==> flow/design.v <==
module uart_rx#(
	parameter CLK_FRE 	= 50,
	parameter UART_RATE = 115200
	) (
	input 				clk,    
	input 				rst_n,
	output 	 			recv_en,	
	output reg 	[ 7:0] 	recv_data,	
	input 				rx_pin 
);
parameter  RATE_CNT = (CLK_FRE * 1000_000 / UART_RATE) - 1;
reg [10:0] clk_cnt;
localparam WAIT = 2'd0, START = 2'd1, RECV = 2'd2, STOP = 2'd3;
reg [1:0] state;
assign recv_en = clk_cnt == RATE_CNT * 3 / 2;
reg [ 7:0] recv_data_r;
reg [ 2:0] recv_cnt;
always@(posedge clk)
	if(!rst_n)begin
		state 		<= WAIT;
		clk_cnt 	<= 0;
		recv_data 	<= 0;
	end
	else
	case(state)
		WAIT:
			if(!rx_pin)begin 
				recv_cnt <= 'd0;
				state <= START;
			end
		START:begin 
			if(clk_cnt == RATE_CNT / 2)begin 
				clk_cnt <= 0;
				state <= RECV;
			end
			else
				clk_cnt <= clk_cnt + 1;
		end
		RECV:begin 
			if(clk_cnt == RATE_CNT)begin 
				clk_cnt <= 0;
				recv_data_r[recv_cnt] <= rx_pin;
				recv_cnt <= recv_cnt + 1;
				state <= (recv_cnt == 7 )?STOP : RECV ;
			end
			else
				clk_cnt <= clk_cnt + 1;
		end
		STOP:begin 
			recv_data <= recv_data_r;
			if(clk_cnt == RATE_CNT * 3 / 2)begin 
				clk_cnt <= 0;
				state <= WAIT;
			end
			else 
				clk_cnt <= clk_cnt + 1;
		end
	endcase
endmodule
module uart_tx#(
	parameter CLK_FRE 	= 50,
	parameter UART_RATE = 115200
	) (
	input 				clk,    
	input 				rst_n,
	input 				send_en ,	
	output 	 			send_busy ,	
	input 		[ 7:0] 	send_data ,	
	output reg 			tx_pin
);
parameter  RATE_CNT = (CLK_FRE * 1000_000 / UART_RATE) - 1;
reg [10:0] clk_cnt;
localparam WAIT = 2'd0, START = 2'd1, SEND = 2'd2, STOP = 2'd3;
reg [1:0] state;
assign send_busy = state != WAIT;
reg [ 7:0] send_data_r;
reg [ 2:0] send_cnt;
always@(posedge clk)
	if(!rst_n)begin
		state 	<= WAIT;
		clk_cnt <= 0;
		tx_pin 	<= 1;
	end
	else
	case(state)
		WAIT:
			if(send_en)begin 
				send_data_r <= send_data;
				send_cnt <= 'd0;
				state <= START;
			end
		START:begin 
			tx_pin <= 0;
			if(clk_cnt == RATE_CNT)begin 
				clk_cnt <= 0;
				state <= SEND;
			end
			else
				clk_cnt <= clk_cnt + 1;
		end
		SEND:begin 
			tx_pin <= send_data_r[send_cnt];
			if(clk_cnt == RATE_CNT)begin 
				clk_cnt <= 0;
				send_cnt <= send_cnt + 1;
				state <= (send_cnt == 7 )?STOP : SEND ;
			end
			else
				clk_cnt <= clk_cnt + 1;
		end
		STOP:begin 
			tx_pin <= 1;
			if(clk_cnt == RATE_CNT)begin 
				clk_cnt <= 0;
				state <= WAIT;
			end
			else
				clk_cnt <= clk_cnt + 1;
		end
	endcase
endmodule
module uart_top (
	input 		clk,    
	input 		rst_n,
	input 		uart_rx,
	output		uart_tx
);
parameter CLK_FRE 		= 50;
parameter UART_RATE 	= 115200;
localparam SEND = 2'd0, WAIT = 2'd1;
reg [1:0] state;
reg  [31:0] wait_cnt;
reg  [ 7:0] send_cnt;
reg  [ 7:0] send_data;
reg  	    send_en;
wire [ 7:0] recv_data;
wire 		recv_en;
wire 		send_busy;
parameter 	ENG_NUM  = 9; 
parameter 	CHE_NUM  = 2; 
parameter 	DATA_NUM = CHE_NUM * 3 + ENG_NUM;  
wire [ DATA_NUM * 8 - 1:0] char_data = {8'hE4,8'hBD,8'hA0,8'hE5,8'hA5,8'hBD,"  World","\r\n"};
wire [ 7:0] char_byte = (send_cnt < DATA_NUM) ? char_data[ (DATA_NUM - 1 - send_cnt) * 8 +: 8] : 8'h00;
always@(posedge clk)
	if(!rst_n)begin
		state 		<= SEND;
		wait_cnt 	<= 0;
		send_cnt 	<= 0;
		send_en 	<= 'b0;
	end
	else
	case(state)
		SEND:begin  
			if(send_cnt == DATA_NUM + 1)begin 
				send_en 	<= 'b0;
				send_cnt 	<=  0;
				state 		<= WAIT;
			end
			else if(!send_busy)begin
				send_en 	<= 'b1;
				send_data 	<= char_byte;
				send_cnt 	<= send_cnt + 1;
			end
		end
		WAIT: 
			if(wait_cnt == CLK_FRE * 1000_000)begin 
				wait_cnt <= 0;
				state <= SEND;
			end
			else begin
				send_en <= recv_en;
				send_data <= recv_data;
				wait_cnt <= wait_cnt + 1;
			end
	endcase
uart_tx #(
	.CLK_FRE 	(CLK_FRE 	),
	.UART_RATE 	(UART_RATE 	)
	)uart_tx_m0(
	.clk 		(clk 		),
	.rst_n 		(rst_n 		),
	.send_en 	(send_en 	),
	.send_busy 	(send_busy 	),
	.send_data 	(send_data 	),
	.tx_pin 	(uart_tx 	)
	);
uart_rx #(
	.CLK_FRE 	(CLK_FRE 	),
	.UART_RATE 	(UART_RATE 	)
	)uart_rx_m0(
	.clk 		(clk 		),
	.rst_n 		(rst_n 		),
	.recv_en 	(recv_en 	),
	.recv_data 	(recv_data 	),
	.rx_pin 	(uart_rx 	)
	);
endmodule
Ticket comment

Step by step through the tools: uart_top
Tool output for the design above before and after an edit, in the order of the flow.
"before" refers to lines of the RTL above, "after" to lines of the edited file.
"difference" is "after" less "before", of the values as shown.
A cell with n/a has no value.
- design top: uart_top
- clock input: clk
- standard-cell library: sky130hd
- timing corner: tt_025C_1v80

Edit of the RTL
The edit as a unified diff against the file above.
The edited RTL no longer does the same as the RTL above: the edit was made by script, with no optimisation intended.
begin of diff
@@ -185,13 +185,5 @@
 	.tx_pin 	(uart_tx 	)
 	);
-uart_rx #(
-	.CLK_FRE 	(CLK_FRE 	),
-	.UART_RATE 	(UART_RATE 	)
-	)uart_rx_m0(
-	.clk 		(clk 		),
-	.rst_n 		(rst_n 		),
-	.recv_en 	(recv_en 	),
-	.recv_data 	(recv_data 	),
-	.rx_pin 	(uart_rx 	)
-	);
+assign recv_en = uart_rx;
+assign recv_data = 0;
 endmodule
end of diff

After elaboration
Counts by Yosys on the flattened word-level netlist (proc, flatten, opt, wreduce; memories kept). Register bits leave out memories and registers merged into their read ports (data or address). Print and check cells are left out.
- storage and ports (item ; before ; after ; difference):
    register bits after elaboration ; 108 ; 76 ; -32
    input bits ; 3 ; 3 ; 0
    output and inout bits ; 1 ; 1 ; 0
    word-level cells ; 127 ; 79 ; -48
- operators by class (item ; before ; after ; difference):
    add/subtract/negate cells ; 8 ; 5 ; -3
    $lt $le $gt $ge ; 1 ; 1 ; 0
    equality and inequality tests ; 30 ; 19 ; -11
    shift operators ; 4 ; 2 ; -2
    multiplexer cells ; 42 ; 27 ; -15
    bitwise operators ; 4 ; 0 ; -4
    reduce/logical cells ; 23 ; 15 ; -8
- operators with widths (kind ; before ; after ; difference):
    two-way mux 2 bit ; 10 ; 6 ; -4
    != test 2 x 1 -> 1 bit with constant B ; 6 ; 3 ; -3
    two-way mux 11 bit ; 5 ; 2 ; -3
    two-way mux 8 bit ; 8 ; 6 ; -2
    == test 2 bit with constant B ; 4 ; 2 ; -2
    two-way mux 3 bit ; 4 ; 2 ; -2
    != test 2 bit with constant B ; 8 ; 7 ; -1
    two-way mux 1 bit ; 5 ; 4 ; -1
    AND reduction 3 bit ; 4 ; 3 ; -1
    nonzero test 2 bit ; 4 ; 3 ; -1
    == test 2 x 1 -> 1 bit with constant B ; 3 ; 2 ; -1
    logical NOT 2 bit ; 3 ; 2 ; -1
    AND reduction 5 bit ; 3 ; 2 ; -1
    adder 11 x 1 -> 11 bit with constant B ; 2 ; 1 ; -1
    adder 3 x 1 -> 3 bit with constant B ; 2 ; 1 ; -1
    == test 11 x 9 -> 1 bit with constant B ; 2 ; 1 ; -1
    == test 3 bit with constant B ; 2 ; 1 ; -1
    parallel mux 2 bit (select 4 bit) ; 2 ; 1 ; -1
    parallel mux 3 bit (select 2 bit) ; 2 ; 1 ; -1
    AND reduction 4 bit ; 2 ; 1 ; -1
    nonzero test 3 bit ; 2 ; 1 ; -1
    nonzero test 4 bit ; 2 ; 1 ; -1
    OR reduction 3 bit ; 2 ; 1 ; -1
    AND 8 bit ; 1 ; 0 ; -1
    == test 11 x 10 -> 1 bit with constant B ; 1 ; 0 ; -1
    == test 11 x 8 -> 1 bit with constant B ; 1 ; 0 ; -1
    negation 3 -> 4 bit ; 1 ; 0 ; -1
    inverter 1 bit ; 1 ; 0 ; -1
Unchanged operator kinds not shown: 15.
The list need not be complete.

Longest topological paths
Depth = most cells in a row (Yosys ltp): at word level without a register or memory, in the mapped netlist without a sequential cell, where the memories' decode and read muxes count.
- depth (item ; before ; after ; difference):
    depth after elaboration ; 7 ; 6 ; -1
    ABC_AREA ; 0 ; 0 ; n/a
    mapped depth ; 8 ; 7 ; -1
    mapped depth without buffers ; 7 ; 6 ; -1

Netlist
Yosys stat after the flow's synthesis: flattened, memories mapped to cells. It holds for the ABC_AREA given above (unset counts as 0); a run with the other value may have another netlist.
- cells by type (type ; before ; after ; difference):
    sky130_fd_sc_hd__nor2_1 ; 75 ; 32 ; -43
    sky130_fd_sc_hd__xor2_1 ; 42 ; 13 ; -29
    sky130_fd_sc_hd__a21oi_1 ; 12 ; 38 ; +26
    sky130_fd_sc_hd__dfxtp_1 ; 80 ; 57 ; -23
    sky130_fd_sc_hd__nand2_1 ; 52 ; 29 ; -23
    sky130_fd_sc_hd__nor2b_1 ; 18 ; 2 ; -16
    sky130_fd_sc_hd__edfxtp_1 ; 30 ; 19 ; -11
    sky130_fd_sc_hd__or4_1 ; 0 ; 11 ; +11
    sky130_fd_sc_hd__nand4_1 ; 25 ; 16 ; -9
    sky130_fd_sc_hd__ha_1 ; 22 ; 13 ; -9
    sky130_fd_sc_hd__inv_1 ; 22 ; 13 ; -9
    sky130_fd_sc_hd__o31ai_1 ; 3 ; 12 ; +9
    sky130_fd_sc_hd__a21boi_0 ; 9 ; 1 ; -8
    sky130_fd_sc_hd__nand3_1 ; 32 ; 25 ; -7
    sky130_fd_sc_hd__or3_1 ; 4 ; 11 ; +7
    sky130_fd_sc_hd__nor4b_1 ; 1 ; 7 ; +6
    sky130_fd_sc_hd__and4_1 ; 4 ; 9 ; +5
    sky130_fd_sc_hd__xnor2_1 ; 17 ; 13 ; -4
Unchanged cell types not shown: 7.
The list need not be complete.
- mapped netlist (item ; before ; after ; difference):
    cells in the netlist ; 594 ; 453 ; -141
    cell area after synthesis (mm²) ; 0.005489 ; 0.0040902 ; -0.0013988
    area of sequential cells (mm²) ; 0.0025024 ; 0.0017116 ; -0.0007908
    flip-flops ; 110 ; 76 ; -34
The figures by module come from a second, unflattened synthesis with its own total; it is not the netlist above.
- second synthesis, totals (item ; before ; after ; difference):
    cell total of the unflattened synthesis ; 595 ; 393 ; -202
    area (unflattened synthesis) (mm²) ; 0.0057405 ; 0.0038174 ; -0.0019231
Each row is one instance without its submodules.
- by module, before (module ; times used ; cells ; area (mm²) ; sequential area (mm²)):
    uart_top ; 1 ; 308 ; 0.0027301 ; 0.0011011
    uart_rx ; 1 ; 181 ; 0.0017992 ; 0.0007908
    uart_tx ; 1 ; 106 ; 0.0012112 ; 0.0006106
- by module, after (module ; times used ; cells ; area (mm²) ; sequential area (mm²)):
    uart_top ; 1 ; 287 ; 0.0026113 ; 0.0011011
    uart_tx ; 1 ; 106 ; 0.0012062 ; 0.0006106

Path before layout
OpenSTA on the mapped netlist: ideal clock, no wires. The path of least setup slack (recovery checks aside). Input and output delay are each 20% of the period. Register names are those of the netlist, which keeps one name where synthesis merged equal registers.
- path post-synthesis (item ; before ; after ; difference):
    path type ; input-to-reg ; input-to-reg ; n/a
    from ; input port rst_n ; input port rst_n ; n/a
    to ; register send_data[0] ; register send_data[0] ; n/a
    period (ns) ; 20.0 ; 20.0 ; 0.0
    external input delay (ns) ; 4.000 ; 4.000 ; 0.000
    setup time (ns) ; 0.370 ; 0.375 ; +0.005
    launch time at the first pin (ns) ; 4.000 ; 4.000 ; 0.000
    arrival (ns) ; 4.958 ; 4.968 ; +0.010
    slack (ns) ; 14.671 ; 14.656 ; -0.015
    delay of the path (ns) ; 1.328 ; 1.343 ; +0.015
    driving pins on the path ; 4 ; 4 ; 0
    synthesis period reached (ns) ; 5.329 ; 5.344 ; +0.015
"delay of the path" = arrival - input delay + setup time.
"driving pins on the path": output pins that drive a net of the path, with the launching flip-flop's if there is one; two outputs of one cell count as two.
"synthesis period reached" = period - worst setup slack (recovery checks aside). The figure is calculated, with input and output delays left at 20% of the set period.
The rows between start and end are the longest chain of elaborated cells between them; the timing report does not say that the signal goes this way. Where chains are equally long, one stands for them.
Each line given opens the expression or statement behind the cell; cells for indexed reads and writes are added by Yosys, which also makes memories of some case tables.
On the way, post-synthesis, before:
- cell sequence: sky130_fd_sc_hd__clkbuf_1 sky130_fd_sc_hd__o21ai_2 sky130_fd_sc_hd__buf_2 sky130_fd_sc_hd__nor2_1
- cells in the longest elaborated chain at 1
- ends and longest elaborated chain, post-synthesis, before (item ; line ; text):
    from (decl) ; 124 ; input rst_n,
    AND reduction 5 bit ; n/a ;
    to (assign) ; 161 ; send_data <= char_byte;
    to (assign) ; 172 ; send_data <= recv_data;
    to (decl) ; 134 ; reg  [ 7:0] send_data;
On the way, post-synthesis, after:
- cell sequence: sky130_fd_sc_hd__clkbuf_1 sky130_fd_sc_hd__o31ai_1 sky130_fd_sc_hd__buf_2 sky130_fd_sc_hd__a21oi_1
- cells in the longest elaborated chain at 1
- ends and longest elaborated chain, post-synthesis, after (item ; line ; text):
    from (decl) ; 124 ; input rst_n,
    AND reduction 5 bit ; n/a ;
    to (assign) ; 161 ; send_data <= char_byte;
    to (assign) ; 172 ; send_data <= recv_data;
    to (decl) ; 134 ; reg  [ 7:0] send_data;

Worst path after layout
From the final timing report of each run of pair 1: the path of least setup slack in the routed layout; clock arrival at registers is part of the times.
- path post-layout (item ; before ; after ; difference):
    path type ; input-to-reg ; input-to-reg ; n/a
    from ; input port rst_n ; input port rst_n ; n/a
    to ; register uart_rx_m0.recv_data_r[5] ; register send_data[2] ; n/a
    period (ns) ; 5.61 ; 5.61 ; 0.00
    external input delay (ns) ; 1.12 ; 1.12 ; 0.00
    setup time (ns) ; 0.36 ; 0.36 ; 0.00
    launch time at the first pin (ns) ; 1.12 ; 1.12 ; 0.00
    arrival (ns) ; 2.65 ; 2.84 ; +0.19
    slack (ns) ; 2.94 ; 2.75 ; -0.19
    driving pins on the path ; 4 ; 3 ; -1
The rows between start and end are the longest chain of elaborated cells between them; the timing report does not say that the signal goes this way. Where chains are equally long, one stands for them.
On the way, post-layout, before:
- cell sequence: sky130_fd_sc_hd__clkdlybuf4s50_1 sky130_fd_sc_hd__buf_4 sky130_fd_sc_hd__nand3_1 sky130_fd_sc_hd__a21oi_1
- cells in the longest elaborated chain at 1
- ends and longest elaborated chain, post-layout, before (item ; line ; text):
    from (decl) ; 124 ; input rst_n,
    AND reduction 3 bit ; n/a ;
    to (assign) ; 42 ; recv_data_r[recv_cnt] <= rx_pin;
    to (decl) ; 16 ; reg [ 7:0] recv_data_r;
On the way, post-layout, after:
- cell sequence: sky130_fd_sc_hd__clkdlybuf4s50_1 sky130_fd_sc_hd__o31ai_4 sky130_fd_sc_hd__a21oi_1
- cells in the longest elaborated chain at 1
- ends and longest elaborated chain, post-layout, after (item ; line ; text):
    from (decl) ; 124 ; input rst_n,
    AND reduction 5 bit ; n/a ;
    to (assign) ; 161 ; send_data <= char_byte;
    to (assign) ; 172 ; send_data <= recv_data;
    to (decl) ; 134 ; reg  [ 7:0] send_data;

Flow runs
Both versions went through the flow (Yosys, OpenROAD) with the same settings in each pair. Constraints: input delay and output delay 20% of the set period each, output load 0.01 pF.
Flow settings, pair 1:
- CORE_UTILIZATION at 40
- noted period_ns: 5.61
- CAP_MARGIN: 20
- noted CORE_MARGIN: 2
- noted SLEW_MARGIN: 20
- final reports, pair 1 (item ; before ; after ; difference):
    area of the synthesized netlist (mm²) ; 0.005489 ; 0.0040902 ; -0.0013988
    area of the die (mm²) ; 0.0146761 ; 0.0110502 ; -0.0036259
    standard-cell area of the final layout (mm²) ; 0.0059645 ; 0.0043617 ; -0.0016028
    utilization after routing ; 0.447 ; 0.442 ; -0.005
    worst slack on setup checks (ns) ; 2.941 ; 2.752 ; -0.189
    post-route setup TNS (ns) ; 0.000 ; 0.000 ; 0.000
    smallest hold slack (ns) ; 0.415 ; 0.424 ; +0.009
    total power after layout (uW) ; 1973 ; 1500 ; -473
    reached clock period (ns) ; 2.669 ; 2.858 ; +0.189
Flow settings, pair 2:
- CELL_PAD_IN_SITES_DETAIL_PLACEMENT: 0
- noted CORE_ASPECT_RATIO: 0.57
- noted CORE_MARGIN: 2
- CORE_UTILIZATION at 62
- noted CTS_CLUSTER_DIAMETER: 320
- noted CTS_CLUSTER_SIZE: 40
- noted SETUP_SLACK_MARGIN: 0.27
- noted SLEW_MARGIN: 10
- TNS_END_PERCENT: 80
- noted period_ns: 5.91
- CAP_MARGIN: 20
- final reports, pair 2 (item ; before ; after ; difference):
    area of the synthesized netlist (mm²) ; 0.005489 ; 0.0040902 ; -0.0013988
    area of the die (mm²) ; 0.0096514 ; 0.0072884 ; -0.0023630
    standard-cell area of the final layout (mm²) ; 0.0059057 ; 0.0043742 ; -0.0015315
    utilization after routing ; 0.699 ; 0.682 ; -0.017
    worst slack on setup checks (ns) ; 2.765 ; 2.928 ; +0.163
    post-route setup TNS (ns) ; 0.000 ; 0.000 ; 0.000
    smallest hold slack (ns) ; 0.420 ; 0.411 ; -0.009
    total power after layout (uW) ; 1916 ; 1544 ; -372
    reached clock period (ns) ; 3.145 ; 2.982 ; -0.163
"reached clock period" means the clock period less the worst setup slack. The figure is calculated, with input and output delays left at 20% of the set period.
"total power after layout" is the tool's figure for a default switching activity; nothing was simulated.
